==> flow/design.v <==
module sig_16_hw #(parameter K=16,DWIDTH=32,EXPONENT_WIDTH=8, BIAS=8'd127)(input [DWIDTH-1:0] x_in,input clk,start,rst,output reg valid, output [DWIDTH-1:0] y_out);
wire [EXPONENT_WIDTH-1:0] exp_wo_bias,exp_wo_bias_1st;									
wire [K-1:0] c_out;
wire [DWIDTH-1:0] rm_data,rm_pos_1,rm_neg_1;
wire [9:0] cmp_ip,c1_in2,c2_in2,c3_in2,c4_in2,c5_in2,c6_in2,c7_in2,c8_in2,c9_in2,c10_in2,c11_in2,c12_in2,c13_in2,c14_in2,c15_in2,c16_in2;			 
wire cmp_op;
reg x_gre_3,x_neg_pos,x_sp_case,x_sp_case_2nd;
reg x_neg_pos_1st,x_neg_pos_2nd;
reg x_gre_3_2nd;
reg ip_adder_ready;
wire x_gre_3_1st;
wire [$clog2(K)-1:0] pe_addr;
wire [1:0] sp_addr;
wire sp_case;
wire [DWIDTH-1:0] sp_data,rm_neg_calculate_data,rm_neg_data;
wire [EXPONENT_WIDTH+4:0] cmp_ip_1st;
wire [DWIDTH-1:0] rm_neg_05,rm_pos_05;
wire valid_sub_1st,valid_sub_2nd;
reg start_ip;
reg [DWIDTH-1:0] x;
parameter IDLE_WAIT=3'd0,START=3'd1,ADD_WAIT=3'd2,WAIT_1=3'd3,WAIT_2=3'd4,DONE=3'd5;
reg [2:0] present_state, next_state;
wire adder_rst;
assign exp_wo_bias_1st= (x[DWIDTH-2:DWIDTH-EXPONENT_WIDTH-1] - BIAS);							 
assign exp_wo_bias= exp_wo_bias_1st[EXPONENT_WIDTH-1]?(~(exp_wo_bias_1st)+1'b1):(exp_wo_bias_1st);		
assign cmp_ip_1st= exp_wo_bias_1st[EXPONENT_WIDTH-1]?({3'b000,{1'b1,x[DWIDTH-EXPONENT_WIDTH-2:DWIDTH-EXPONENT_WIDTH-11]}>>exp_wo_bias}):(({3'b001,x[DWIDTH-EXPONENT_WIDTH-2:DWIDTH-EXPONENT_WIDTH-11]})<<exp_wo_bias);																																																												  
assign cmp_ip = cmp_ip_1st[EXPONENT_WIDTH+4:3];
assign rm_pos_1=32'b00111111100000000000000000000000;
assign rm_neg_1=32'b00000000000000000000000000000000;
assign rm_neg_05=32'b10111111000000000000000000000000;  
assign rm_pos_05=32'b00111111000000000000000000000000;  
assign y_out=(valid)?(x_sp_case)?sp_data:(x_neg_pos)?(~x_gre_3)?rm_neg_data:rm_neg_1:(~x_gre_3)?rm_data:rm_pos_1:32'h00000000;	 
assign c1_in2 = 10'b0000100101;		 
assign c2_in2 = 10'b0001001010;		 
assign c3_in2 = 10'b0001110000;		 
assign c4_in2 = 10'b0010010101;		 
assign c5_in2 = 10'b0010111011;		 
assign c6_in2 = 10'b0011100000;		 
assign c7_in2 = 10'b0100000110;		 
assign c8_in2 = 10'b0100101011;		 
assign c9_in2 = 10'b0101010001;		 
assign c10_in2 = 10'b0101110111;	 
assign c11_in2 = 10'b0110011110;	 
assign c12_in2 = 10'b0111000101;	 
assign c13_in2 = 10'b0111101101;	 
assign c14_in2 = 10'b1000010111;	 
assign c15_in2 = 10'b1001000110;	 
assign c16_in2 = 10'b1010000000;	 
single_float_adder #(.DWIDTH(DWIDTH),.EXPONENT_WIDTH(EXPONENT_WIDTH),.BIAS(BIAS)) subtractor_neg_1st(.a(rm_data[DWIDTH-1:0]),.b(rm_neg_05),.clk(clk),.rst(adder_rst),.ip_ready(ip_adder_ready),.sum(rm_neg_calculate_data),.valid(valid_sub_1st));
single_float_adder #(.DWIDTH(DWIDTH),.EXPONENT_WIDTH(EXPONENT_WIDTH),.BIAS(BIAS)) subtractor_neg_2nd(.a(rm_pos_05),.b({1'b1,rm_neg_calculate_data[DWIDTH-2:0]}),.clk(clk),.rst(adder_rst),.ip_ready(valid_sub_1st),.sum(rm_neg_data),.valid(valid_sub_2nd));
special_cases #(.DWIDTH(DWIDTH),.EXPONENT_WIDTH(EXPONENT_WIDTH),.K_CLUSTER(K)) sp (.sp_case_in(x),.exp_wo_bias_1st(exp_wo_bias_1st),.exp_wo_bias(exp_wo_bias),.sp_case_clk(clk),.sp_case(sp_case),.sp_case_addr(sp_addr),.x_gre_3(x_gre_3_1st));
comparator #(.CWIDTH(10)) c1 (.c_in1(cmp_ip),.c_in2(c1_in2),.c_clk(clk),.c_rst(rst),.c_out(c_out[0]));
comparator #(.CWIDTH(10)) c2 (.c_in1(cmp_ip),.c_in2(c2_in2),.c_clk(clk),.c_rst(rst),.c_out(c_out[1]));		 
comparator #(.CWIDTH(10)) c3 (.c_in1(cmp_ip),.c_in2(c3_in2),.c_clk(clk),.c_rst(rst),.c_out(c_out[2]));
comparator #(.CWIDTH(10)) c4 (.c_in1(cmp_ip),.c_in2(c4_in2),.c_clk(clk),.c_rst(rst),.c_out(c_out[3]));
comparator #(.CWIDTH(10)) c5 (.c_in1(cmp_ip),.c_in2(c5_in2),.c_clk(clk),.c_rst(rst),.c_out(c_out[4]));
comparator #(.CWIDTH(10)) c6 (.c_in1(cmp_ip),.c_in2(c6_in2),.c_clk(clk),.c_rst(rst),.c_out(c_out[5]));
comparator #(.CWIDTH(10)) c7 (.c_in1(cmp_ip),.c_in2(c7_in2),.c_clk(clk),.c_rst(rst),.c_out(c_out[6]));
comparator #(.CWIDTH(10)) c8 (.c_in1(cmp_ip),.c_in2(c8_in2),.c_clk(clk),.c_rst(rst),.c_out(c_out[7]));
comparator #(.CWIDTH(10)) c9 (.c_in1(cmp_ip),.c_in2(c9_in2),.c_clk(clk),.c_rst(rst),.c_out(c_out[8]));
comparator #(.CWIDTH(10)) c10 (.c_in1(cmp_ip),.c_in2(c10_in2),.c_clk(clk),.c_rst(rst),.c_out(c_out[9]));
comparator #(.CWIDTH(10)) c11 (.c_in1(cmp_ip),.c_in2(c11_in2),.c_clk(clk),.c_rst(rst),.c_out(c_out[10]));
comparator #(.CWIDTH(10)) c12 (.c_in1(cmp_ip),.c_in2(c12_in2),.c_clk(clk),.c_rst(rst),.c_out(c_out[11]));
comparator #(.CWIDTH(10)) c13 (.c_in1(cmp_ip),.c_in2(c13_in2),.c_clk(clk),.c_rst(rst),.c_out(c_out[12]));
comparator #(.CWIDTH(10)) c14 (.c_in1(cmp_ip),.c_in2(c14_in2),.c_clk(clk),.c_rst(rst),.c_out(c_out[13]));
comparator #(.CWIDTH(10)) c15 (.c_in1(cmp_ip),.c_in2(c15_in2),.c_clk(clk),.c_rst(rst),.c_out(c_out[14]));
comparator #(.CWIDTH(10)) c16 (.c_in1(cmp_ip),.c_in2(c16_in2),.c_clk(clk),.c_rst(rst),.c_out(c_out[15]));
priority_encoder #(.K_CLUSTER(K)) pe (.pe_in(c_out),.pe_out(pe_addr));		 
mem_rom_data #(.K_CLUSTER(K),.DWIDTH(DWIDTH)) rm (.rm_addr(pe_addr),.rm_clk(clk),.rm_rst(rst),.rm_data(rm_data));		 
mem_rom_sp_case #(.K_CLUSTER(K),.DWIDTH(DWIDTH)) mrsp (.sp_addr(sp_addr),.sp_clk(clk),.sp_case(sp_case),.sp_data(sp_data));
always@(posedge clk)
begin
if(rst)
	begin start_ip<=1'b0;  end
else
	begin  start_ip<=start;
	if(start)
		x<=x_in;
	end
end
always @(posedge clk)
begin
if(rst)
	begin x_neg_pos_1st<=1'b0; end
else
	begin  x_neg_pos_1st<=x[31]; end
end
always @(posedge clk)
begin
if(rst)
	begin  x_neg_pos_2nd<=1'b0;  x_sp_case_2nd<=1'b0; x_gre_3_2nd<=1'b0; end
else
	begin  x_neg_pos_2nd<=x_neg_pos_1st;  x_sp_case_2nd<=sp_case; x_gre_3_2nd<=x_gre_3_1st;  end
end
always @(posedge clk)
begin
if(rst)
	begin x_neg_pos<=1'b0;  x_sp_case<=1'b0; x_gre_3<=1'b0; end
else
	begin x_neg_pos<=x_neg_pos_2nd; x_sp_case<=x_sp_case_2nd; x_gre_3<=x_gre_3_2nd;end
end
always@(*)
begin
if(rst)
	ip_adder_ready=1'b0;
else
	ip_adder_ready=(present_state==START && start_ip)?(x_sp_case)?0:(x_neg_pos)?(~x_gre_3)?1:0:0:0 ;
end
always @(posedge clk)
begin
if(rst)
	present_state<=0;
else
	present_state<=next_state;
end
assign adder_rst = rst | (present_state==IDLE_WAIT);	 
always @(*)
begin
	case(present_state)
	IDLE_WAIT:begin if(start_ip) begin valid=0; next_state=WAIT_1; end
					else begin valid=0; next_state=IDLE_WAIT; end
			end
	WAIT_1:begin if(!start_ip) begin valid=0; next_state=IDLE_WAIT; end
				else begin valid=0; next_state=WAIT_2; end
		end
	WAIT_2:begin if(!start_ip) begin valid=0; next_state=IDLE_WAIT; end
				else begin valid=0; next_state=START; end
		end
	START:begin if(!start_ip) begin valid=0; next_state=IDLE_WAIT; end
				else if(x_sp_case) begin valid=1; next_state=DONE; end
				else if(x_gre_3) begin valid=1; next_state=DONE; end
				else if(!x_neg_pos) begin valid=1; next_state=DONE; end
				else begin valid=0; next_state=ADD_WAIT; end
		end
	ADD_WAIT:begin if(!start_ip) begin valid=0; next_state=IDLE_WAIT; end
			else if(valid_sub_2nd)begin valid=1; next_state=DONE; end
			else begin valid=0; next_state=ADD_WAIT; end
		end
	DONE:begin if(!start_ip) begin valid=0; next_state=IDLE_WAIT; end
			else begin valid=0; next_state=DONE; end
		end
	default:begin valid=0; next_state=IDLE_WAIT; end
	endcase
end
endmodule
module comparator #(parameter CWIDTH=6)(input [CWIDTH-1:0] c_in1,c_in2, input c_clk,c_rst, output reg c_out);
always @ (posedge c_clk)
begin
if(c_rst)
	c_out <= 0;
else if(c_in1<c_in2)						 
	c_out <= 1;
else
	c_out <= 0;
end
endmodule
module priority_encoder #(parameter K_CLUSTER=4)(input [K_CLUSTER-1:0] pe_in, output reg [$clog2(K_CLUSTER)-1:0] pe_out);
always@(*)
begin
casex(pe_in)
	16'bxxxxxxxxxxxxxxx1: pe_out=4'b0000;
	16'bxxxxxxxxxxxxxx10: pe_out=4'b0001;					 
	16'bxxxxxxxxxxxxx100: pe_out=4'b0010;
	16'bxxxxxxxxxxxx1000: pe_out=4'b0011;
	16'bxxxxxxxxxxx10000: pe_out=4'b0100;	
	16'bxxxxxxxxxx100000: pe_out=4'b0101;
	16'bxxxxxxxxx1000000: pe_out=4'b0110;
	16'bxxxxxxxx10000000: pe_out=4'b0111;
	16'bxxxxxxx100000000: pe_out=4'b1000;
	16'bxxxxxx1000000000: pe_out=4'b1001;
	16'bxxxxx10000000000: pe_out=4'b1010;
	16'bxxxx100000000000: pe_out=4'b1011;
	16'bxxx1000000000000: pe_out=4'b1100;
	16'bxx10000000000000: pe_out=4'b1101;
	16'bx100000000000000: pe_out=4'b1110;
	16'b1000000000000000: pe_out=4'b1111;
	default: pe_out=4'b1111;
endcase
end
endmodule
module mem_rom_data #(parameter K_CLUSTER=4,DWIDTH=32)(input [$clog2(K_CLUSTER)-1:0] rm_addr, input rm_clk, rm_rst, output reg [DWIDTH-1:0] rm_data);
	always @(posedge rm_clk)
	begin
	if(rm_rst)
		rm_data <= 0;
	else
		case(rm_addr)
			4'b0000: rm_data<=32'b00111111000010010101010010101110;	 
			4'b0001: rm_data<=32'b00111111000110111001100100011001;	 
			4'b0010: rm_data<=32'b00111111001011001100000001001101;	 
			4'b0011: rm_data<=32'b00111111001111000011111000101001;	 
			4'b0100: rm_data<=32'b00111111010010011100000101100000;	 
			4'b0101: rm_data<=32'b00111111010101010011000101000100;	 
			4'b0110: rm_data<=32'b00111111010111101010000111110000;	 
			4'b0111: rm_data<=32'b00111111011001100100001111001001;	 
			4'b1000: rm_data<=32'b00111111011011000101010010111110;  
			4'b1001: rm_data<=32'b00111111011100010001011000000000;  
			4'b1010: rm_data<=32'b00111111011101001100010101111000;  
			4'b1011: rm_data<=32'b00111111011101111001101100001010;  
			4'b1100: rm_data<=32'b00111111011110011100011110101001;  
			4'b1101: rm_data<=32'b00111111011110110111010100110001;  
			4'b1110: rm_data<=32'b00111111011111001100011010001000;  
			4'b1111: rm_data<=32'b00111111011111011101011101101100;  
		endcase
	end
endmodule
module special_cases #(parameter DWIDTH=32,EXPONENT_WIDTH=8,K_CLUSTER=4)(input [DWIDTH-1:0] sp_case_in,input [EXPONENT_WIDTH-1:0] exp_wo_bias,exp_wo_bias_1st,input sp_case_clk, output reg [1:0] sp_case_addr, output reg sp_case,x_gre_3);
always@(posedge sp_case_clk)
begin
if(sp_case_in[DWIDTH-2:DWIDTH-EXPONENT_WIDTH-1]==0 && sp_case_in[DWIDTH-EXPONENT_WIDTH-2:0]==0)
	begin
	x_gre_3<=0;
	sp_case<=1; 							 
	sp_case_addr<=2'b00;
	end
else if(sp_case_in[DWIDTH-2:DWIDTH-EXPONENT_WIDTH-1]==255 && sp_case_in[DWIDTH-EXPONENT_WIDTH-2:0]==0 && sp_case_in[DWIDTH-1]==0)
	begin
	x_gre_3<=0;
	sp_case<=1;							 
	sp_case_addr<=2'b01;
	end
else if(sp_case_in[DWIDTH-2:DWIDTH-EXPONENT_WIDTH-1]==255 && sp_case_in[DWIDTH-EXPONENT_WIDTH-2:0]==0 && sp_case_in[DWIDTH-1]==1)
	begin
	x_gre_3<=0;
	sp_case<=1;							 
	sp_case_addr<=2'b10;
	end
else if(sp_case_in[DWIDTH-2:DWIDTH-EXPONENT_WIDTH-1]==0 && sp_case_in[DWIDTH-EXPONENT_WIDTH-2:0]!=0)	
	begin
	x_gre_3<=0;
	sp_case<=1;							 
	sp_case_addr<=2'b00;
	end
else if(sp_case_in[DWIDTH-2:DWIDTH-EXPONENT_WIDTH-1]==255 && sp_case_in[DWIDTH-EXPONENT_WIDTH-2:0]!=0)
	begin
	x_gre_3<=0;
	sp_case<=1;							 
	sp_case_addr<=2'b11;
	end	
else if(exp_wo_bias_1st[EXPONENT_WIDTH-1]==1)
	begin
	x_gre_3<=0;
	sp_case<=0;
	sp_case_addr<=2'b00;
	end
else if(exp_wo_bias==2 && sp_case_in[DWIDTH-EXPONENT_WIDTH-2:0]>=2097152  || exp_wo_bias>=3)	 
	begin																	 
	x_gre_3<=1;
	sp_case<=0;
	sp_case_addr<=2'b00;
	end
else 
	begin
	x_gre_3<=0;
	sp_case<=0;
	sp_case_addr<=2'b00;
	end
end
endmodule
module mem_rom_sp_case #(parameter K_CLUSTER=4,DWIDTH=32)(input [1:0] sp_addr, input sp_clk, sp_case, output reg [DWIDTH-1:0] sp_data);
	always @(posedge sp_clk)
	begin
	if(!sp_case)
		sp_data <= 0;						 
	else
		case(sp_addr)
			2'b00: sp_data<=32'b00111111000000000000000000000000;				 
			2'b01: sp_data<=32'b00111111100000000000000000000000;				 
			2'b10: sp_data<=32'b00000000000000000000000000000000;				 
			2'b11: sp_data<=32'h7fc00000;				 
		endcase
	end
endmodule
module single_float_adder #(parameter DWIDTH=32,EXPONENT_WIDTH=8,BIAS=8'd127)(input [DWIDTH-1:0]a,b,input ip_ready,rst,clk,output reg valid, output [DWIDTH-1:0]sum);
reg a_sign,b_sign;
reg [EXPONENT_WIDTH-1:0] a_exp,b_exp;
reg [DWIDTH-EXPONENT_WIDTH-1:0] a_mantissa,b_mantissa;	 
reg [EXPONENT_WIDTH:0] sub_exp;
reg [EXPONENT_WIDTH-1:0] abs_diff;
reg [DWIDTH-EXPONENT_WIDTH:0] sum_mantissa_add_sub;					
reg [DWIDTH-EXPONENT_WIDTH-1:0] a_mantissa_shift,b_mantissa_shift;	 
reg final_sign,next_sign;															
reg [EXPONENT_WIDTH-1:0] final_exp,next_exp;
reg [DWIDTH-EXPONENT_WIDTH:0] final_mantissa,next_mantissa;
reg valid_sig;
reg [1:0] PS,NS;
parameter IDLE=2'b00;
parameter ADD=2'b01;
parameter NORMALIZE=2'b10;
wire sub_borrow,sum_carry;
assign sum= {final_sign,final_exp,final_mantissa[22:0]};
assign sub_borrow = sum_mantissa_add_sub[24] & (a_sign ^ b_sign);	 
assign sum_carry = final_mantissa[24] & !(a_sign^b_sign);
always@(posedge clk)
begin
	if(PS==IDLE)
		begin
		a_sign<=a[DWIDTH-1];
		b_sign<=b[DWIDTH-1];
		a_exp<=a[DWIDTH-2:DWIDTH-EXPONENT_WIDTH-1];			 
		b_exp<=b[DWIDTH-2:DWIDTH-EXPONENT_WIDTH-1];
		a_mantissa<={1'b1,a[DWIDTH-EXPONENT_WIDTH-2:0]};
		b_mantissa<={1'b1,b[DWIDTH-EXPONENT_WIDTH-2:0]};
		end
end
always@(posedge clk)
begin
	if(rst)
		begin
			final_exp<=0;
			final_sign<=0;
			final_mantissa<=0;
			valid<=0;
			PS<= 0;
		end
	else
		begin
			PS<=NS;
			final_exp<= next_exp;
			final_sign <= next_sign;
			final_mantissa<= next_mantissa;
			valid <= valid_sig;
		end
end
always @(*)
begin
sub_exp=0;
abs_diff=0;
a_mantissa_shift=0;
b_mantissa_shift=0;
next_exp=0;
sum_mantissa_add_sub=0;
next_mantissa=0;
next_sign=0;
valid_sig=0;
NS=IDLE;
case(PS)
IDLE:begin
		valid_sig=0;
		NS=(ip_ready)?ADD:IDLE;
	end
ADD:begin
		sub_exp =  a_exp-b_exp;				 
		abs_diff = sub_exp[EXPONENT_WIDTH]?~(sub_exp[EXPONENT_WIDTH-1:0])+1'b1:sub_exp[EXPONENT_WIDTH-1:0];	 
		a_mantissa_shift = sub_exp[EXPONENT_WIDTH]?a_mantissa >> abs_diff: a_mantissa;		 
		b_mantissa_shift = sub_exp[EXPONENT_WIDTH]?b_mantissa : b_mantissa >> abs_diff;
		next_exp = sub_exp[EXPONENT_WIDTH] ? b_exp:a_exp;			 
		sum_mantissa_add_sub=!(a_sign^b_sign)?a_mantissa_shift+b_mantissa_shift:(a_sign)?b_mantissa_shift-a_mantissa_shift:(b_sign)?a_mantissa_shift-b_mantissa_shift:0;  
		next_mantissa=(sub_borrow) ? ~(sum_mantissa_add_sub)+1'b1 : sum_mantissa_add_sub;	 
		next_sign = ((a_sign & b_sign) || sub_borrow);	 
		valid_sig=0;
		NS=NORMALIZE;
	end
NORMALIZE:begin
			next_exp= final_mantissa[23]? final_exp:(sum_carry)? final_exp+1'b1:final_exp-1'b1;
			next_mantissa=final_mantissa[23]?final_mantissa:(sum_carry)?final_mantissa>>1:final_mantissa<<1;
			valid_sig=final_mantissa[23]?1:0;
			NS = final_mantissa[23]?IDLE:NORMALIZE;
		end
default:begin
		valid_sig=0;
		NS=IDLE;
	end
endcase
end
endmodule
# Tool chain data of sig_16_hw
# Tool output for the design above, in the order of the flow.
# Line numbers count from 1 in the design file above.
# Library cell names are shortened.
# The mark n/a stands for no value.
# design
top_module,sig_16_hw
clock_port,clk
library,sky130hd
corner,tt_025C_1v80

# Word level
# Counts by Yosys on the flattened word-level netlist (proc, flatten, opt, wreduce; memories kept). Register bits leave out memories and registers merged into their read ports (data or address). Print and check cells are left out. Cells with the same type and inputs are merged into one.
# Memory sizes are those after Yosys's memory passes, which may raise the word count (mostly to a power of two), join words into wider ones and drop unused or constant bits.
# word_totals
ff_bits,261
romBits,368
clocked_rd_ports_x_width,23
memories,1
out_inout_bits,33
# memory_table
name,size,word_bits,read_ports,write_ports,line,rtl
(name not given),16,23,1,0,187,case(rm_addr)
# classes
n_addsub,14
cmp,17
n_eq,30
n_shift,6
mux,84
logic,14
n_reduce_logical,23
# op_table
operator,count
24-bit two-way mux,7
32-bit two-way mux,5
32-bit parallel mux with 4-bit select,1
25-bit two-way mux,5
10-bit by 9-bit less-than comparator with 1-bit output with constant B,7
8-bit two-way mux,8
4-bit parallel mux with 15-bit select,1
24-bit by 24-bit subtractor with 25-bit output,2
25-bit parallel mux with 2-bit select,1
24-bit by 8-bit >> shifter with 24-bit output,2
24-bit by 8-bit >> shifter with 24-bit output with constant A,2
24-bit parallel mux with 2-bit select,1
1-bit two-way mux,34
8-bit by 1-bit adder with 8-bit output with constant B,4
8-bit parallel mux with 2-bit select,2
10-bit by 8-bit less-than comparator with 1-bit output with constant B,3
24-bit by 24-bit adder with 25-bit output,1
25-bit by 1-bit adder with 25-bit output with constant B,1
25-bit inverter,1
24-bit by 1-bit adder with 24-bit output with constant B,1
24-bit inverter,1
8-bit inverter,3
3-bit two-way mux,8
23-bit by 22-bit greater-or-equal comparator with 1-bit output with constant B,1
23-bit zero test,1
23-bit nonzero test,1
10-bit less-than comparator with constant B,2
10-bit by 7-bit less-than comparator with 1-bit output with constant B,2
# Other operator kinds: 44; their cells: 80.

# Depth
# Depth = most cells in a row (Yosys ltp): at word level without a register or memory, in the mapped netlist without a sequential cell, where the memories' decode and read muxes count.
# depth
depth_word,12
abc_area,0
depth_mapped,27
depth_no_buf,24

# Netlist
# Yosys stat after the flow's synthesis: flattened, memories mapped to cells. It holds for the ABC_AREA given above (unset counts as 0); a run with the other value may have another netlist.
# mapped
cell_count,1860
area_mm2,0.0154336
flip_flops,220
buf_cells,116
# by_type
cell,count,area_total_um2
dfxtp_1,133,2.66E+03
edfxtp_1,87,2.61E+03
a21oi_1,145,725.696
o21ai_0,135,675.648
mux2i_1,64,640.614
nor2_1,164,615.59
ha_1,49,613.088
nand2_1,147,551.779
xnor2_1,57,499.229
clkbuf_1,91,341.578
nor2b_1,48,300.288
nand3_1,55,275.264
nor3_1,55,275.264
a22oi_1,36,270.259
a211oi_1,30,225.216
xor2_1,22,192.685
inv_1,51,191.434
o21a_1,23,172.666
# Not listed: further types 81, cells in them 468.
# The figures by module come from a second, unflattened synthesis with its own total; it is not the netlist above.
# hier_totals
cells_unflattened,4171
hier_area_mm2,0.0335222
# Each row is one instance without its submodules.
# by_module
mod,n_inst,n_cells,mod_area_mm2
single_float_adder,2,1502,0.0119427
comparator #(CWIDTH=10),16,33,0.0002602
sig_16_hw,1,420,0.0036035
mem_rom_data,1,132,0.0011886
mem_rom_sp_case,1,37,0.0003078
special_cases,1,25,0.0002265
priority_encoder #(K_CLUSTER=16),1,25,0.0001464

# Worst setup path after synthesis
# Source: OpenSTA report_checks on the synthesized netlist (no wires, ideal clock, input and output delay 20% of the period each), path of least setup slack; recovery checks are left aside. Register names are those of the netlist, which keeps one name where synthesis merged equal registers.
# synth_path
path_type,register -> register
start,reg subtractor_neg_2nd.b_exp[0]
end,reg subtractor_neg_2nd.final_mantissa[23]
tclk_ns,10.0
setup_ns,0.124
t_first_pin_ns,0.000
arrival_ns,5.541
required_ns,9.876
path_slack_ns,4.336
path_delay_ns,5.665
driving_pins,22
path_buffers,3
period_less_setup_slack_ns,5.664
# "path_delay_ns" is the arrival time less input delay plus setup time.
# "driving_pins": output pins that drive a net of the path, with the launching flip-flop's if there is one; two outputs of one cell count as two.
# "period_less_setup_slack_ns" is the clock period less the worst setup slack; recovery checks do not enter. This is arithmetic on one report: input and output delays are still those of the set period (20% each).
# The rows between start and end are the longest chain of elaborated cells between them; the timing report does not say that the signal goes this way. Where chains are equally long, one stands for them.
# A line is the first line of the expression or statement that the cell stems from. Yosys adds cells for indexed reads and writes and turns some case tables into memories.
# synth_via
cell_sequence,edfxtp_1 -> clkinv_1 -> ha_1 -> buf_1 -> buf_1 -> clkbuf_1 -> nand3b_1 -> o22ai_1 -> a22oi_1 -> o21ai_0 -> a221oi_1 -> ha_1 -> nor2b_1 -> o2111ai_1 -> a21oi_1 -> or2_2 -> a211o_1 -> a211oi_1 -> nand4_1 -> o41ai_1 -> xnor2_1 -> o22ai_1
elab_chain_cells,11
# synth_lines
element,line,rtl
from (decl),276,"reg [EXPONENT_WIDTH-1:0] a_exp,b_exp;"
from (assign),301,b_exp<=b[DWIDTH-2:DWIDTH-EXPONENT_WIDTH-1];
7-bit by 8-bit subtractor with 9-bit output,343,sub_exp = a_exp-b_exp;
8-bit inverter,344,abs_diff = sub_exp[EXPONENT_WIDTH]?~(sub_exp[EXPONENT_WIDTH-1:0])+1'b1:sub_exp[EXPONENT_WIDTH-1:0];
8-bit by 1-bit adder with 8-bit output,344,
8-bit two-way mux,344,
24-bit by 8-bit >> shifter with 24-bit output,345,a_mantissa_shift = sub_exp[EXPONENT_WIDTH]?a_mantissa >> abs_diff: a_mantissa;
24-bit two-way mux,345,
24-bit by 24-bit subtractor with 25-bit output,348,sum_mantissa_add_sub=!(a_sign^b_sign)?a_mantissa_shift+b_mantissa_shift:(a_sign)?b_mantissa_shift-a_mantissa_s ...
24-bit inverter,349,next_mantissa=(sub_borrow) ? ~(sum_mantissa_add_sub)+1'b1 : sum_mantissa_add_sub;
24-bit by 1-bit adder with 24-bit output,349,
24-bit two-way mux,349,
24-bit parallel mux with 2-bit select,337,case(PS)
to (assign),312,final_mantissa<=0;
to (assign),321,final_mantissa<= next_mantissa;
to (decl),284,"reg [DWIDTH-EXPONENT_WIDTH:0] final_mantissa,next_mantissa;"

# Path in the finished layout
# Path of least setup slack in the final report of stored run 1 (OpenROAD, finished layout, wires in). Where an end is a register, its clock arrival counts in the times.
# layout_path
path_type,register -> register
start,reg subtractor_neg_2nd.b_exp[0]
end,reg subtractor_neg_2nd.final_mantissa[23]
tclk_ns,11.4
setup_ns,0.12
t_first_pin_ns,0.54
arrival_ns,8.21
required_ns,11.83
path_slack_ns,3.62
driving_pins,22
path_buffers,3
# The rows between start and end are the longest chain of elaborated cells between them; the timing report does not say that the signal goes this way. Where chains are equally long, one stands for them.
# layout_via
cell_sequence,edfxtp_1 -> clkinv_1 -> ha_1 -> buf_1 -> buf_1 -> clkbuf_1 -> nand3b_1 -> o22ai_1 -> a22oi_1 -> o21ai_0 -> a221oi_1 -> fa_1 -> a21o_1 -> a21oi_1 -> xnor2_1 -> o211ai_1 -> or3_1 -> a211oi_1 -> nand4_1 -> o41ai_1 -> xnor2_1 -> o22ai_1
elab_chain_cells,11
# layout_lines
element,line,rtl
from (decl),276,"reg [EXPONENT_WIDTH-1:0] a_exp,b_exp;"
from (assign),301,b_exp<=b[DWIDTH-2:DWIDTH-EXPONENT_WIDTH-1];
7-bit by 8-bit subtractor with 9-bit output,343,sub_exp = a_exp-b_exp;
8-bit inverter,344,abs_diff = sub_exp[EXPONENT_WIDTH]?~(sub_exp[EXPONENT_WIDTH-1:0])+1'b1:sub_exp[EXPONENT_WIDTH-1:0];
8-bit by 1-bit adder with 8-bit output,344,
8-bit two-way mux,344,
24-bit by 8-bit >> shifter with 24-bit output,345,a_mantissa_shift = sub_exp[EXPONENT_WIDTH]?a_mantissa >> abs_diff: a_mantissa;
24-bit two-way mux,345,
24-bit by 24-bit subtractor with 25-bit output,348,sum_mantissa_add_sub=!(a_sign^b_sign)?a_mantissa_shift+b_mantissa_shift:(a_sign)?b_mantissa_shift-a_mantissa_s ...
24-bit inverter,349,next_mantissa=(sub_borrow) ? ~(sum_mantissa_add_sub)+1'b1 : sum_mantissa_add_sub;
24-bit by 1-bit adder with 24-bit output,349,
24-bit two-way mux,349,
24-bit parallel mux with 2-bit select,337,case(PS)
to (assign),312,final_mantissa<=0;
to (assign),321,final_mantissa<= next_mantissa;
to (decl),284,"reg [DWIDTH-EXPONENT_WIDTH:0] final_mantissa,next_mantissa;"

# Design sig_16_hw on sky130hd. What follows are 5 stored runs of the flow, each under its own settings; their order means nothing. The constraints put input and output delay at 20% of the set period each and load the outputs with 0.01 pF.
# "achieved_period_ns" means the clock period less the worst setup slack. The figure is calculated, with input and output delays left at 20% of the set period.
# "worst_path_ns" means the part of the period allowed to the worst setup path (the constraints hold back 20% at inputs and 20% at outputs) less its slack; where the path has registers, the arrival times of their clocks count too.
# "fin_power_uw": no workload was simulated; the value follows from the tool's default switching activity.
# Settings: . = not set for that run.
# A result given as . is not shown for that run.
run name,CELL_PAD_IN_SITES_DETAIL_PLACEMENT,CORE_UTILIZATION,GPL_ROUTABILITY_DRIVEN,GPL_TIMING_DRIVEN,MAX_ROUTING_LAYER,PLACE_DENSITY_LB_ADDON,SETUP_SLACK_MARGIN,TNS_END_PERCENT,period_ns,CAP_MARGIN,CORE_MARGIN,SLEW_MARGIN,CELL_PAD_IN_SITES_GLOBAL_PLACEMENT,CORE_ASPECT_RATIO,CTS_CLUSTER_DIAMETER,ABC_AREA,MIN_ROUTING_LAYER,PLACE_DENSITY,total_die_area_mm2,ys_area_mm2,fin_util_frac,achieved_period_ns,post_route_stdcell_area_mm2,hold_ws_ns,fin_power_uw,worst_path_ns,critical_path_kind,final_setup_ws_ns,timing.setup.tns_ns
stored run 1,1,35,0,0,met4,0.09,-0.39,50,11.4,20,2,20,.,.,.,.,.,.,0.0457917,0.0154336,0.411,7.785,0.0177996,0.426,2078,7.78,register -> register,3.615,0.000
stored run 2,.,46,.,.,.,0.24,0.57,.,9.04,40,7,30,0,1.62,179,.,.,.,0.0390251,0.0154336,0.518,7.447,0.017174,0.422,2432,7.45,register -> register,1.593,0.000
stored run 3,.,40,0,1,.,0.17,.,.,10.0,20,2,20,.,.,.,1,.,.,0.0403467,0.0155024,0.45,7.382,0.0173216,0.403,2406,7.38,register -> register,2.618,0.000
stored run 4,1,67,.,.,met4,0.15,1.83,35,6.72,25,2,40,.,0.74,51,0,met1,.,.,.,.,.,.,.,.,.,.,.,.
stored run 5,.,40,.,.,.,.,.,.,5.92,20,2,20,.,.,.,.,.,0.6,0.0401702,0.0154336,0.479,5.834,0.0181361,0.429,3868,5.83,register -> register,0.086,0.000
# Stored run 4: unfinished; error DPL-0033 in placement
